==> flow/design.v <==
module alu (
  input [32-1:0] a, b, 
  input [6-1:0] s,
  output [32-1:0] y,
  output zero );
  assign y = s==6'b100000 ? a+b:
	  s==6'b100010 ? a-b:
	  s==6'b100100 ? a & b:
	  s==6'b100101 ? a | b:
	  s==6'b100110 ? a ^ b:
	  s==6'b100111 ? ~ (a | b):
	  b;
  assign zero = (y == 32'b0);
endmodule
module rfile (
 input clk,
 input [5-1:0] a1, a2, a3,
 output [32-1:0] rd1, rd2,
 input [32-1:0] wd3,
 input we3);
	reg [32-1:0] rf[0:32-1];
	assign rd1 = |a1 == 0 ? 0 : rf[a1];
	assign rd2 = |a2 == 0 ? 0 : rf[a2];
	always @(negedge clk) 
		if(we3) rf[a3] <= wd3;
endmodule
module mipse(
input clk, rst_n,
input [32-1:0] instr,
input [32-1:0] readdata,
output reg [32-1:0] pc,
output [32-1:0] aluout,
output [32-1:0] writedata,
output memwrite);
reg [32-1:0] pcplus4D ;
wire [32-1:0] pcplus4F ;
wire [32-1:0] pcbranchD ;
reg [32-1:0] instrD ;
wire stall;
wire btakenD;
assign pcplus4F = pc + 4;
always @(posedge clk or negedge rst_n)
begin 
   if(!rst_n) instrD <= 0;
   else if(!stall) instrD <= instr;
end
always @(posedge clk or negedge rst_n)
begin 
   if(!rst_n) pcplus4D <= 0;
   else if(!stall) pcplus4D <= pcplus4F;
end
always @(posedge clk or negedge rst_n)
begin 
   if(!rst_n) pc <= 0;
   else if(!stall & btakenD)
     pc <= pcbranchD;
   else if(!stall)
     pc <= pcplus4F;
end
wire [5-1:0] rsD, rdD, rtD, cadrW;
wire [6-1:0] opcodeD;
wire [5-1:0] shamtD;
wire [6-1:0] funcD;
wire sw_opD, addi_opD, lw_opD, alu_opD;
wire lui_opD, ori_opD, beq_opD, bne_opD, branchD;
wire grade_opD;
wire regwriteD, memtoregD;
wire [6-1:0] alucomD;
wire [16-1:0] immD;
reg [5-1:0] writeregW;
wire [32-1:0] rd1D, rd2D, rd1fD, rd2fD;
wire memwriteD;
wire slti_opD;
reg [5-1:0] rsE, rtE, rdE;
wire [32-1:0] signimmD;
reg [32-1:0] signimmE, rd1E, rd2E;
wire [32-1:0] resultW;
reg [6-1:0] alucomE;
reg regwriteE, memtoregE, alusrcE, regdstE;
reg memtoregM;
reg memwriteE;
reg regwriteW;
reg [5-1:0] writeregM;
reg regwriteM;
reg [32-1:0] aluoutM;
wire mult_opD;
reg mult_opE;
wire [32-1:0] multoutE;
reg grade_opE;
wire [2:0] gradeoutE;
reg slti_opE;
wire [5-1:0] writeregE;
wire lwstall, branchstall;
assign {opcodeD, rsD, rtD, rdD, shamtD, funcD} = instrD;
assign immD = instrD[16-1:0];
assign sw_opD = (opcodeD == 6'b101011);
assign lw_opD = (opcodeD == 6'b100011);
assign alu_opD = (opcodeD == 6'b000000) & (
		(funcD[5:3] == 3'b100)|(funcD == 6'b011000) );
assign mult_opD = (opcodeD == 6'b000000) & (funcD == 6'b011000);
assign addi_opD = (opcodeD == 6'b001000);
assign ori_opD = (opcodeD == 6'b001101);
assign lui_opD = (opcodeD == 6'b001111);
assign grade_opD = (opcodeD == 6'b101100);
assign slti_opD = (opcodeD == 6'b001010);
assign beq_opD = (opcodeD == 6'b000100);
assign bne_opD = (opcodeD == 6'b000101);
assign branchD = beq_opD | bne_opD;
assign memwriteD = sw_opD | grade_opD;
rfile rfile_1(.clk(clk), .rd1(rd1D), .a1(rsD), .rd2(rd2D), .a2(rtD),
    .wd3(resultW), .a3(writeregW), .we3(regwriteW));
assign alucomD = (addi_opD|lw_opD|sw_opD|grade_opD) ?
		6'b100000: ori_opD ? 6'b100101:
		(lui_opD) ? 6'b000001: (slti_opD) ? 6'b100010: funcD;
assign regwriteD = lw_opD | alu_opD | lui_opD | addi_opD | ori_opD | slti_opD ;
assign memtoregD = lw_opD ;
assign lwstall = ( (rsD == rtE) | (rtD == rtE) ) & memtoregE ;
assign branchstall = (branchD & regwriteE & (writeregE == rsD | writeregE == rtD)) |
				(branchD & memtoregM & (writeregM == rsD | writeregM == rtD)) ;
assign stall = lwstall | branchstall;
assign rd1fD = (rsD !=0) & (rsD == writeregM) & regwriteM  ? aluoutM: rd1D ;
assign rd2fD = (rtD !=0) & (rtD == writeregM) & regwriteM  ? aluoutM: rd2D ;
assign btakenD = beq_opD & (rd1fD == rd2fD) | bne_opD & (rd1fD != rd2fD);
assign signimmD = ori_opD ?  {16'b0,immD} :
				lui_opD ? {immD, 16'b0} :
				{{16{immD[15]}},immD} ;
assign pcbranchD = pcplus4D + {signimmD[29:0],2'b00};
always @(posedge clk) begin
  if(!stall) begin
	slti_opE <= slti_opD;
	grade_opE <= grade_opD;
	mult_opE <= mult_opD;
	rd1E <= rd1fD;
	rd2E <= rd2fD;
	signimmE <= signimmD;
	alucomE <= alucomD;
	alusrcE <= ~alu_opD;
	regdstE <= alu_opD;  end
end
always @(posedge clk or negedge rst_n) begin
	if(!rst_n) begin
		rsE <= 0;
		rtE <= 0;
		rdE <= 0;
		memtoregE <= 0;
		regwriteE <= 0;
		memwriteE <= 0; end
	else if(stall) begin
		rsE <= 0;
		rtE <= 0;
		rdE <= 0;
		memtoregE <= 0;
		regwriteE <= 0;
		memwriteE <= 0; end
	else begin
		rsE <= rsD;
		rtE <= rtD;
		rdE <= rdD;
		memtoregE <= memtoregD;
		regwriteE <= regwriteD;
		memwriteE <= memwriteD; end
end
wire [32-1:0] srcaE, writedataE, srcbE, aluoutE;
reg [32-1:0] writedataM;
reg memwriteM;
assign srcaE = regwriteM & rsE!=0 & writeregM == rsE  ? aluoutM :
				regwriteW & rsE!=0 & writeregW == rsE ? resultW : rd1E;
assign writedataE = regwriteM & rtE!=0 & writeregM == rtE ? aluoutM :
				regwriteW & rtE!=0 & writeregW == rtE ? resultW : rd2E;
assign srcbE = alusrcE ? signimmE : writedataE;
assign writeregE = regdstE ? rdE: rtE;
assign multoutE = srcaE * srcbE;
assign gradeoutE =
	(writedataE >= 85) ? 5:
	(writedataE < 85 && writedataE >= 60) ? 4:
	(writedataE < 60 && writedataE >= 40) ? 3:
	(writedataE < 40 && writedataE >= 10) ? 2:
	1;
alu alu_1(.a(srcaE), .b(srcbE), .s(alucomE), .y(aluoutE));
always @(posedge clk) begin
	if(slti_opE) aluoutM <= {31'b0,aluoutE[31]};
	else if(mult_opE) aluoutM <= multoutE;
	else aluoutM <= aluoutE;
		memtoregM <= memtoregE;
	if(grade_opE) writedataM <= {{(32-3){1'b0}}, gradeoutE};
	else writedataM <= writedataE;
		writeregM <= writeregE;
end
always @(posedge clk or negedge rst_n) begin
	if(!rst_n) begin
		regwriteM <= 0;
		memwriteM <= 0; end
	else begin
		regwriteM <= regwriteE;
		memwriteM <= memwriteE; end
end
reg [32-1:0] readdataW, aluoutW;
reg memtoregW;
assign aluout = aluoutM;
assign writedata = writedataM;
assign memwrite = memwriteM;
always @(posedge clk) begin
	readdataW <= readdata;
	aluoutW <= aluoutM;
	memtoregW <= memtoregM;
	writeregW <= writeregM;
end
always @(posedge clk or negedge rst_n) begin
	if(!rst_n) 
		regwriteW <= 0;
	else 
		regwriteW <= regwriteM;
end
assign resultW = memtoregW ? readdataW: aluoutW;
endmodule
### Step by step through the tools: mipse

Tool output for the design above before and after an edit, in the order of the flow.
Lines under "before" count in the file above, lines under "after" in the edited file.
"change" is "after" less "before", of the values as shown; "rel. change" is that difference over "before", in percent.
Library cell names are shortened.
The mark n/a stands for no value.

| design | value |
|---|---|
| design top | mipse |
| clock | clk |
| standard-cell library | sky130hd |
| timing corner | tt_025C_1v80 |

### The edit

Unified diff, file above to edited file.
A script made this edit. It changes what the design does and was not meant as an optimisation.

```diff
@@ -5,5 +5,5 @@
   output zero );
   assign y = s==6'b100000 ? a+b:
-	  s==6'b100010 ? a-b:
+	  s>=6'b100010 ? a-b:
 	  s==6'b100100 ? a & b:
 	  s==6'b100101 ? a | b:
```

### Word level

Yosys after proc, flatten, opt, wreduce and memory -nomap, before mapping. Memory bits, and registers merged into a memory's read port (data or address), are not among the register bits. Print and check cells are not counted.
Yosys's memory passes give these memory sizes; they may raise the number of words (mostly to a power of two), join words into wider ones and drop unused or constant bits.

Bit counts:

| item | before | after | change | rel. change (%) |
|---|---|---|---|---|
| elaborated cells | 180 | 180 | 0 | 0.00 |
| memory cells | 1 | 1 | 0 | 0.00 |
| memory bits (writable) | 1024 | 1024 | 0 | 0.00 |
| register bits after elaboration | 364 | 364 | 0 | 0.00 |

Operators by class:

| item | before | after | change | rel. change (%) |
|---|---|---|---|---|
| multipliers | 1 | 1 | 0 | 0.00 |
| eq/ne operators | 32 | 31 | -1 | -3.12 |
| reduce/logical cells | 16 | 16 | 0 | 0.00 |
| $lt $le $gt $ge | 7 | 8 | +1 | +14.29 |
| muxes and demuxes | 40 | 40 | 0 | 0.00 |
| bitwise logic cells | 44 | 44 | 0 | 0.00 |
| add/sub/neg operators | 4 | 4 | 0 | 0.00 |

Memory list:

| item | before | after |
|---|---|---|
| words x width with read and write ports | rfile_1.rf 32x32 r2 w1 | rfile_1.rf 32x32 r2 w1 |

Operator list:

| operator | before | after | change | rel. change (%) |
|---|---|---|---|---|
| equality test 6 bit with constant B | 9 | 8 | -1 | -11.11 |
| greater-or-equal comparator 6 bit with constant B | 0 | 1 | +1 | n/a |

Operator kinds equal on both sides are left out: 41.

### Logic depth

Longest topological path by Yosys (ltp), each cell counted once; first at word level (registers and memories cut), then after technology mapping (sequential cells cut; the memories' decode and read muxes count).

Depth:

| item | before | after | change | rel. change (%) |
|---|---|---|---|---|
| word-level depth | 16 | 16 | 0 | 0.00 |
| ABC_AREA | 0 | 0 | n/a | n/a |
| mapped depth | 42 | 42 | 0 | 0.00 |
| mapped depth without buffers | 37 | 37 | 0 | 0.00 |

### After synthesis

Source: synth_stat.txt of the flow (Yosys; design flattened, memories mapped). It holds for the ABC_AREA given above (unset counts as 0); a run with the other value may have another netlist.

Cells by type:

| cell type | before | after | change | rel. change (%) |
|---|---|---|---|---|
| o21ai_0 | 270 | 132 | -138 | -51.11 |
| a22oi_1 | 15 | 100 | +85 | +566.67 |
| nand3_1 | 57 | 133 | +76 | +133.33 |
| or2_2 | 10 | 76 | +66 | +660.00 |
| a22o_1 | 67 | 7 | -60 | -89.55 |
| nor2_1 | 534 | 581 | +47 | +8.80 |
| inv_1 | 571 | 526 | -45 | -7.88 |
| nand2_1 | 461 | 417 | -44 | -9.54 |
| and4_1 | 3 | 35 | +32 | +1066.67 |
| mux2_2 | 87 | 57 | -30 | -34.48 |
| a21oi_1 | 215 | 244 | +29 | +13.49 |
| a21o_1 | 45 | 74 | +29 | +64.44 |
| buf_1 | 55 | 27 | -28 | -50.91 |
| a211oi_1 | 55 | 29 | -26 | -47.27 |
| xor2_1 | 97 | 73 | -24 | -24.74 |
| o22ai_1 | 12 | 33 | +21 | +175.00 |
| buf_2 | 80 | 97 | +17 | +21.25 |
| xnor2_1 | 141 | 125 | -16 | -11.35 |

Cell types equal on both sides are left out: 16.
Not every row of either side is listed.

Mapped netlist:

| item | before | after | change | rel. change (%) |
|---|---|---|---|---|
| area of sequential cells (um^2) | 39693.1 | 39693.1 | 0.0 | 0.00 |
| cell count | 6290 | 6290 | 0 | 0.00 |
| buffers | 391 | 394 | +3 | +0.77 |
| mapped flip-flops | 1388 | 1388 | 0 | 0.00 |
| cell area after synthesis (um^2) | 84613.7 | 84688.7 | +75.0 | +0.09 |

By module: a second synthesis without flattening, with its own total; a netlist apart from the flattened one above.

Second synthesis, totals:

| item | before | after | change | rel. change (%) |
|---|---|---|---|---|
| cell total of the unflattened synthesis | 6924 | 6780 | -144 | -2.08 |
| area (unflattened synthesis) (um^2) | 87373.8 | 86426.6 | -947.2 | -1.08 |

Each row is one instance without its submodules.

By module, before:

| module | cells | area (um^2) | sequential area (um^2) | times used |
|---|---|---|---|---|
| rfile | 2291 | 47080.2 | 30749.5 | 1 |
| mipse | 3725 | 34142.7 | 8943.6 | 1 |
| alu | 908 | 6150.9 | 0.0 | 1 |

By module, after:

| module | cells | area (um^2) | sequential area (um^2) | times used |
|---|---|---|---|---|
| rfile | 2291 | 47080.2 | 30749.5 | 1 |
| mipse | 3681 | 34028.9 | 8943.6 | 1 |
| alu | 808 | 5317.6 | 0.0 | 1 |

### Flow runs

Runs of the flow (Yosys, OpenROAD) on both versions; the two runs of a pair have the same settings. The constraints put input and output delay at 20% of the set period each and load the outputs with 0.01 pF.

| flow settings, pair 1 | value |
|---|---|
| period_ns | 9.9 |
| CAP_MARGIN | 20 |
| CORE_MARGIN | 2 |
| CORE_UTILIZATION | 40 |
| SLEW_MARGIN | 20 |

Final reports, pair 1:

| item | before | after | change | rel. change (%) |
|---|---|---|---|---|
| area of the synthesized netlist (um^2) | 84613.7 | 84688.7 | +75.0 | +0.09 |
| total negative slack (ps) | 0 | 0 | 0 | n/a |
| area inside the die boundary (um^2) | 215231.0 | 215417.0 | +186.0 | +0.09 |
| achieved period (ps) | 9566 | 9562 | -4 | -0.04 |
| standard-cell area after routing (um^2) | 100623.0 | 100932.0 | +309.0 | +0.31 |
| setup slack of the critical path (ps) | 334 | 338 | +4 | n/a |
| worst hold slack after layout (ps) | 355 | 347 | -8 | n/a |

| flow settings, pair 2 | value |
|---|---|
| ABC_AREA | 1 |
| CELL_PAD_IN_SITES_DETAIL_PLACEMENT | 0 |
| CELL_PAD_IN_SITES_GLOBAL_PLACEMENT | 0 |
| CORE_ASPECT_RATIO | 1.1 |
| CORE_MARGIN | 3 |
| CORE_UTILIZATION | 52 |
| PLACE_DENSITY_LB_ADDON | 0.18 |
| SETUP_SLACK_MARGIN | 2.48 |
| TNS_END_PERCENT | 90 |
| period_ns | 13.0 |
| CAP_MARGIN | 20 |
| SLEW_MARGIN | 20 |

Final reports, pair 2:

| item | before | after | change | rel. change (%) |
|---|---|---|---|---|
| area of the synthesized netlist (um^2) | 89002.9 | 88369.8 | -633.1 | -0.71 |
| total design power (uW) | 31866 | 32035 | +169 | +0.53 |
| total negative slack (ps) | 0 | 0 | 0 | n/a |
| area inside the die boundary (um^2) | 176164.0 | 174930.0 | -1234.0 | -0.70 |
| standard-cell area after routing (um^2) | 101965.0 | 101200.0 | -765.0 | -0.75 |
| setup slack of the critical path (ps) | 2796 | 2570 | -226 | n/a |
| worst hold slack after layout (ps) | 355 | 353 | -2 | n/a |

"achieved period" is the run's clock period less its worst setup slack. It is reckoned from that one timing run; input and output delays stay at 20% of the period that was set.
"total design power" is the tool's figure for a default switching activity; nothing was simulated.
